==> flow/design.v <==
`timescale 1ns / 1ps
module apb_master(
    input pclk, presetn, pready, pslverr, 
    input [31:0] prdata,wdata,addr,
    input start,write,
    input [3:0] strb,
    input [2:0] prot,
    output reg psel,penable,pwrite,
    output reg [31:0] paddr,pwdata,
    output reg [3:0] pstrb,
    output reg [2:0] pprot,
    output reg done,error,
    output reg [31:0] rdata
    );
    parameter idle=2'b00,
              setup=2'b01,
              access=2'b10;
    reg [1:0] state, next;  
    always @(posedge pclk, negedge presetn) 
    begin
        if(!presetn) state<=idle;
        else state<=next;
    end 
    always @(*) begin
        case(state)
        idle: next = start?setup:idle;
        setup: next = access;
        access: next=pready?idle:access;
        default: next=idle;
    endcase    
    end 
    always @(posedge pclk,negedge presetn)
    begin
        if(!presetn) begin
        psel<=0;
        penable<=0;
        done<=0;
        error<=0;
        paddr <= 0;
        pwrite <= 0;
        pwdata <= 0;
        pstrb <= 0;
        pprot <= 0;
        rdata <= 0;
        end else begin
        case(state)
        idle: begin
            done<=0;
            error<=0;
            psel<=0;
            penable<=0;
        end
        setup: begin
            psel<=1;
            penable<=0;
            paddr<=addr;
            pwrite<=write;
            pwdata<=wdata;
            pstrb<=strb;
            pprot<=prot;
        end
        access: begin
            penable<=1;
            if(pready) begin
                done<=1;
                error<=pslverr;
                if(!write) rdata<=prdata;
            end
        end
    endcase
    end
    end      
endmodule
`timescale 1ns / 1ps
module apb_slave #(
    parameter base_addr = 32'h0000_0000
)(
    input         pclk,
    input         presetn,
    input         psel,
    input         penable,
    input         pwrite,
    input  [31:0] paddr,
    input  [31:0] pwdata,
    input  [3:0]  pstrb,
    input  [2:0]  pprot,
    output reg [31:0] prdata,
    output reg        pready,
    output reg        pslverr
);
    reg [31:0] regfile [0:3];
    wire [1:0] reg_sel    = paddr[3:2];
    wire       addr_valid = (paddr[31:4] == base_addr[31:4]);
    always @(posedge pclk or negedge presetn) begin
        if (!presetn) begin
            pready <= 0;
        end else begin
            pready <= (psel && penable);  
        end
    end
    always @(posedge pclk or negedge presetn) begin
        if (!presetn) begin
            pslverr <= 0;
        end else if (psel && penable) begin
            pslverr <= ~addr_valid;
        end else begin
            pslverr <= 0;
        end
    end
    always @(posedge pclk or negedge presetn) begin
        if (!presetn) begin
            regfile[0] <= 0;
            regfile[1] <= 0;
            regfile[2] <= 0;
            regfile[3] <= 0;
        end else if (psel && penable && pwrite && addr_valid) begin
            if (pstrb[0]) regfile[reg_sel][7:0]   <= pwdata[7:0];
            if (pstrb[1]) regfile[reg_sel][15:8]  <= pwdata[15:8];
            if (pstrb[2]) regfile[reg_sel][23:16] <= pwdata[23:16];
            if (pstrb[3]) regfile[reg_sel][31:24] <= pwdata[31:24];
        end
    end
    always @(posedge pclk or negedge presetn) begin
        if (!presetn) begin
            prdata <= 0;
        end else if (psel && penable && !pwrite && addr_valid) begin
            prdata <= regfile[reg_sel];
        end
    end
endmodule
`timescale 1ns / 1ps
module apb_top(
    input        pclk,
    input        presetn,
    input        start,
    input        write,
    input [31:0] addr,
    input [31:0] wdata,
    input [3:0]  strb,
    input [2:0]  prot,
    output [31:0] rdata,
    output        done,
    output        error
);
    wire        psel;
    wire        penable;
    wire        pwrite;
    wire [31:0] paddr;
    wire [31:0] pwdata;
    wire [3:0]  pstrb;
    wire [2:0]  pprot;
    wire [31:0] prdata_int;
    wire        pready_int;
    wire        pslverr_int;
    wire psel0 = psel && (paddr[31:12] == 20'h00000);   
    wire psel1 = psel && (paddr[31:12] == 20'h0001);   
    wire [31:0] prdata0;
    wire        pready0;
    wire        pslverr0;
    wire [31:0] prdata1;
    wire        pready1;
    wire        pslverr1;
    assign prdata_int = psel0 ? prdata0
                      : psel1 ? prdata1
                      : 32'h0000_0000;
    assign pready_int = psel0 ? pready0
                      : psel1 ? pready1
                      : penable;
    assign pslverr_int= psel0 ? pslverr0
                      : psel1 ? pslverr1
                      : 1'b1;
    apb_master master (
        .pclk    (pclk),
        .presetn (presetn),
        .start   (start),
        .write   (write),
        .addr    (addr),
        .wdata   (wdata),
        .strb    (strb),
        .prot    (prot),
        .psel    (psel),
        .penable (penable),
        .pwrite  (pwrite),
        .paddr   (paddr),
        .pwdata  (pwdata),
        .pstrb   (pstrb),
        .pprot   (pprot),
        .done    (done),
        .error   (error),
        .rdata   (rdata),
        .prdata  (prdata_int),
        .pready  (pready_int),
        .pslverr (pslverr_int)
    );
    apb_slave #(.base_addr(32'h0000_0000)) slave0 (
        .pclk    (pclk),
        .presetn (presetn),
        .psel    (psel0),
        .penable (penable),
        .pwrite  (pwrite),
        .paddr   (paddr),
        .pwdata  (pwdata),
        .pstrb   (pstrb),
        .pprot   (pprot),
        .prdata  (prdata0),
        .pready  (pready0),
        .pslverr (pslverr0)
    );
    apb_slave #(.base_addr(32'h0000_1000)) slave1 (
        .pclk    (pclk),
        .presetn (presetn),
        .psel    (psel1),
        .penable (penable),
        .pwrite  (pwrite),
        .paddr   (paddr),
        .pwdata  (pwdata),
        .pstrb   (pstrb),
        .pprot   (pprot),
        .prdata  (prdata1),
        .pready  (pready1),
        .pslverr (pslverr1)
    );
endmodule
# Tool chain data of apb_top
# What the tools print for apb_top, step after step.
# Line numbers count from 1 in the design file above.
# The mark -- stands for no value.
dict set report design {
  top_module {apb_top}
  clock_port {pclk}
  cell_library {sky130hd}
  corner {tt_025C_1v80}
}

# Elaborated design
# Source: Yosys, flattened and elaborated. Widths are those after wreduce. Registers that Yosys merges into a memory's read port (data or address) are not register bits. Print and check cells do not count.
dict set report bits {
  ff_bits 431
  latchBits 0
  ram_bits 0
  romBits 0
  clocked_rd_ports_x_width 0
  mem_count 0
  output_inout_bits 34
}
dict set report op_classes {
  addsub 0
  multipliers 0
  div_mod_pow 0
  n_cmp 0
  n_eq 8
  shifts 0
  mux 19
  n_logic 3
  reduce_logical 55
}
# cell count
set ops {}
lappend ops {{32-bit case mux with 4-bit select} 2}
lappend ops {{3-bit AND reduction} 33}
lappend ops {{32-bit 2-to-1 mux} 2}
lappend ops {{28-bit by 9-bit equality test with 1-bit output with constant B} 1}
lappend ops {{28-bit zero test} 1}
lappend ops {{20-bit by 1-bit equality test with 1-bit output with constant B} 1}
lappend ops {{20-bit zero test} 1}
lappend ops {{1-bit logical AND} 12}
lappend ops {{1-bit 2-to-1 mux} 9}
lappend ops {{1-bit case mux with 2-bit select} 4}
lappend ops {{2-bit equality test with constant B} 3}
lappend ops {{2-bit nonzero test} 3}
lappend ops {{2-bit case mux with 3-bit select} 1}
lappend ops {{2-bit by 1-bit equality test with 1-bit output with constant B} 2}
lappend ops {{2-bit zero test} 2}
lappend ops {{1-bit inverter} 3}
lappend ops {{2-bit inequality test with constant B} 1}
lappend ops {{2-bit AND reduction} 1}
lappend ops {{2-bit OR reduction} 1}
lappend ops {{2-bit 2-to-1 mux} 1}
lappend ops {{1-bit zero test} 1}

# Depth
# Longest topological path by Yosys (ltp), each cell counted once; first at word level (registers and memories cut), then after technology mapping (sequential cells cut; the memories' decode and read muxes count).
dict set report logic_depth {
  depth_word 6
  ABC_AREA 1
  mapped_depth 12
}

# Synthesis result
# The flow's flattened synthesis, as Yosys stat reports it; memories are mapped. The netlist is that of the ABC_AREA named above (0 if unset); the other value can give another one.
# Totals and module areas in this step are rounded.
dict set report mapped {
  cell_count 1953
  area_um2 18000
  ffs 430
  n_buf 82
}
# cell count
set types {}
lappend types {sky130_fd_sc_hd__dfrtp_1 429}
lappend types {sky130_fd_sc_hd__nand2_1 835}
lappend types {sky130_fd_sc_hd__o21ai_0 200}
lappend types {sky130_fd_sc_hd__a221oi_1 50}
lappend types {sky130_fd_sc_hd__inv_1 77}
lappend types {sky130_fd_sc_hd__o21ai_1 55}
lappend types {sky130_fd_sc_hd__a22o_1 31}
lappend types {sky130_fd_sc_hd__a22oi_1 32}
lappend types {sky130_fd_sc_hd__nand2_4 20}
lappend types {sky130_fd_sc_hd__clkbuf_1 59}
lappend types {sky130_fd_sc_hd__o21ai_2 25}
lappend types {sky130_fd_sc_hd__buf_6 17}
lappend types {sky130_fd_sc_hd__nor2_1 41}
lappend types {sky130_fd_sc_hd__nor2_4 11}
lappend types {sky130_fd_sc_hd__nand3_1 23}
lappend types {sky130_fd_sc_hd__a21oi_1 15}
lappend types {sky130_fd_sc_hd__nand4_1 5}
lappend types {sky130_fd_sc_hd__dfstp_2 1}
# Other cell types: 15; their cells: 27.

# Worst setup path after synthesis
# Path of least setup slack by OpenSTA after synthesis, without wires, with an ideal clock, recovery checks aside; 20% of the period is set as input and as output delay. Where synthesis merged equal registers, the netlist keeps one of their names.
dict set report synth_path {
  path_kind {register to register}
  from {register master.paddr[7]}
  to {register slave1.regfile[1][21]}
  tclk_ps 4000
  setup_ps 119
  launch_ps 0
  t_arrival_ps 1866
  t_required_ps 3881
  slack_ps 2014
  delay_ps 1985
  stages 11
  period_less_setup_slack_ps 1986
}
# "delay_ps" is the arrival time less input delay plus setup time.
# "stages" counts driving pins, that of a launching flip-flop among them; a cell with two outputs on the path counts twice.
# "period_less_setup_slack_ps" = period - worst setup slack (recovery checks aside). The figure is calculated, with input and output delays left at 20% of the set period.
# Between the ends stands the longest chain of elaborated cells between them, by number of cells; it is not shown to be the way that was timed. Of several equally long chains one is given.
# Each line given opens the expression or statement behind the cell; cells for indexed reads and writes are added by Yosys, which also makes memories of some case tables.
dict set report synth_between {
  cell_sequence {sky130_fd_sc_hd__dfrtp_1 sky130_fd_sc_hd__inv_1 sky130_fd_sc_hd__nand3_1 sky130_fd_sc_hd__nor3_1 sky130_fd_sc_hd__nand3_2 sky130_fd_sc_hd__nor3_4 sky130_fd_sc_hd__buf_12 sky130_fd_sc_hd__nand2_4 sky130_fd_sc_hd__buf_6 sky130_fd_sc_hd__nand2_1 sky130_fd_sc_hd__o21ai_2}
  elab_chain_cells 3
  cells_between 3
  lines_between 2
  cone_classes {eq/ne (1); reduce/logical (2)}
}
# element line_no
set synth_lines {}
lappend synth_lines {{from (decl)} 9} ;# output reg [31:0] paddr,pwdata,
lappend synth_lines {{from (assign)} 39} ;# paddr <= 0;
lappend synth_lines {{from (assign)} 56} ;# paddr<=addr;
lappend synth_lines {{28-bit by 9-bit equality test with 1-bit output} 93} ;# wire       addr_valid = (paddr[31:4] == base_addr[31:4]);
lappend synth_lines {{1-bit logical AND} 116} ;# end else if (psel && penable && pwrite && addr_valid) begin
lappend synth_lines {{3-bit AND reduction} --}
lappend synth_lines {{to (assign)} 113} ;# regfile[1] <= 0;
lappend synth_lines {{to (assign)} 119} ;# if (pstrb[2]) regfile[reg_sel][23:16] <= pwdata[23:16];
lappend synth_lines {{to (decl)} 91} ;# reg [31:0] regfile [0:3];

# Path in the finished layout
# From the final timing report of run A: the path of least setup slack in the routed layout; clock arrival at registers is part of the times.
# The path's times are printed in steps of 10 ps; the period is the one set.
dict set report layout_path {
  path_kind {register to register}
  from {register master.paddr[28]}
  to {register slave1.regfile[3][5]}
  tclk_ps 5260
  setup_ps 100
  launch_ps 570
  t_arrival_ps 3860
  t_required_ps 5750
  slack_ps 1890
  stages 10
}
# Between the ends stands the longest chain of elaborated cells between them, by number of cells; it is not shown to be the way that was timed. Of several equally long chains one is given.
dict set report layout_between {
  cell_sequence {sky130_fd_sc_hd__dfrtp_1 sky130_fd_sc_hd__inv_1 sky130_fd_sc_hd__nand2_1 sky130_fd_sc_hd__nor2_1 sky130_fd_sc_hd__nand2_2 sky130_fd_sc_hd__nor2_4 sky130_fd_sc_hd__nand2_2 sky130_fd_sc_hd__nor3_4 sky130_fd_sc_hd__nand2_1 sky130_fd_sc_hd__o21ai_0}
  elab_chain_cells 6
  cells_between 7
  cone_classes {eq/ne (2); reduce/logical (5)}
}
# element line_no
set layout_lines {}
lappend layout_lines {{from (decl)} 9} ;# output reg [31:0] paddr,pwdata,
lappend layout_lines {{from (assign)} 39} ;# paddr <= 0;
lappend layout_lines {{from (assign)} 56} ;# paddr<=addr;
lappend layout_lines {{20-bit by 1-bit equality test with 1-bit output} 156} ;# wire psel1 = psel && (paddr[31:12] == 20'h0001);
lappend layout_lines {{1-bit logical AND} 156}
lappend layout_lines {{1-bit logical AND x3} 116} ;# end else if (psel && penable && pwrite && addr_valid) begin
lappend layout_lines {{3-bit AND reduction} --}
lappend layout_lines {{to (assign)} 115} ;# regfile[3] <= 0;
lappend layout_lines {{to (assign)} 117} ;# if (pstrb[0]) regfile[reg_sel][7:0]   <= pwdata[7:0];
lappend layout_lines {{to (decl)} 91} ;# reg [31:0] regfile [0:3];

; Design apb_top on sky130hd. What follows are 4 stored runs of the flow, each under its own settings; their order means nothing. The constraints put input and output delay at 20% of the set period each and load the outputs with 0.01 pF.
; "achieved_period_ps": clock period set for the run, less the worst setup slack. It is reckoned from that one timing run; input and output delays stay at 20% of the period that was set.
; "critical_path_time_ps" = time allowed to the worst setup path (clock period - input delay - output delay, where it has them) - its slack; a late launch clock adds to it, a late capture clock takes from it.
; By "final_power_w" is meant OpenSTA's value without simulated activity: inputs other than the clock are taken to toggle once in ten clock periods, and the tool carries that through the logic.
; "critical_path_time_ps" is known to 10 ps.
; The results are shown rounded.

[run A: settings]
ABC_AREA = 1
CAP_MARGIN = 30
CORE_ASPECT_RATIO = 0.61
CORE_MARGIN = 6
CORE_UTILIZATION = 16
CTS_CLUSTER_DIAMETER = 356
GPL_ROUTABILITY_DRIVEN = 0
HOLD_SLACK_MARGIN = 0.29
MAX_ROUTING_LAYER = met4
MIN_ROUTING_LAYER = met2
PLACE_DENSITY_LB_ADDON = 0.29
SETUP_SLACK_MARGIN = -0.49
SLEW_MARGIN = 30
period_ns = 5.26
[run A: results]
synthesis_area_um2 = 18000
finalUtil_pct = 20.0
final_power_w = 0.00868
finish.stdcell_area_um2 = 22100
achieved_period_ps = 3375
critical_path_time_ps = 3370
worst_setup_path_type = register to register
setup_worst_slack_ps = 1890
design_die_area_um2 = 121000
tns_setup_ps = 0

[run B: settings]
ABC_AREA = 1
CAP_MARGIN = 30
CELL_PAD_IN_SITES_DETAIL_PLACEMENT = 1
CORE_ASPECT_RATIO = 0.6
CORE_MARGIN = 6
CORE_UTILIZATION = 16
CTS_CLUSTER_DIAMETER = 173
GPL_ROUTABILITY_DRIVEN = 0
HOLD_SLACK_MARGIN = 0.29
MAX_ROUTING_LAYER = met4
MIN_ROUTING_LAYER = met2
PLACE_DENSITY_LB_ADDON = 0.29
SETUP_SLACK_MARGIN = -0.49
SLEW_MARGIN = 30
period_ns = 5.26
[run B: results]
synthesis_area_um2 = 18000
finalUtil_pct = 20.1
final_power_w = 0.00882
finish.stdcell_area_um2 = 22200
achieved_period_ps = 3425
critical_path_time_ps = 3430
worst_setup_path_type = register to register
setup_worst_slack_ps = 1830
design_die_area_um2 = 121000
tns_setup_ps = 0

[run C: settings]
CELL_PAD_IN_SITES_DETAIL_PLACEMENT = 1
CORE_ASPECT_RATIO = 1.04
CORE_UTILIZATION = 56
CTS_CLUSTER_SIZE = 37
GPL_TIMING_DRIVEN = 1
HOLD_SLACK_MARGIN = -0.0
MIN_ROUTING_LAYER = met2
PLACE_DENSITY_LB_ADDON = 0.26
SETUP_SLACK_MARGIN = 0.12
period_ns = 1.85
CAP_MARGIN = 20
CORE_MARGIN = 2
SLEW_MARGIN = 20
[run C: results]
outcome = no final report: routing broke off with GRT-0232

[run D: settings]
ABC_AREA = 0
CAP_MARGIN = 5
CELL_PAD_IN_SITES_DETAIL_PLACEMENT = 2
CORE_MARGIN = 10
CORE_UTILIZATION = 40
CTS_CLUSTER_DIAMETER = 293
CTS_CLUSTER_SIZE = 91
HOLD_SLACK_MARGIN = 0.06
MIN_ROUTING_LAYER = met1
SETUP_SLACK_MARGIN = 1.01
SLEW_MARGIN = 0
period_ns = 4.0
[run D: results]
synthesis_area_um2 = 18800
finalUtil_pct = 44.8
final_power_w = 0.00882
finish.stdcell_area_um2 = 20900
achieved_period_ps = 2825
critical_path_time_ps = 2820
worst_setup_path_type = register to register
setup_worst_slack_ps = 1180
design_die_area_um2 = 56100
tns_setup_ps = 0
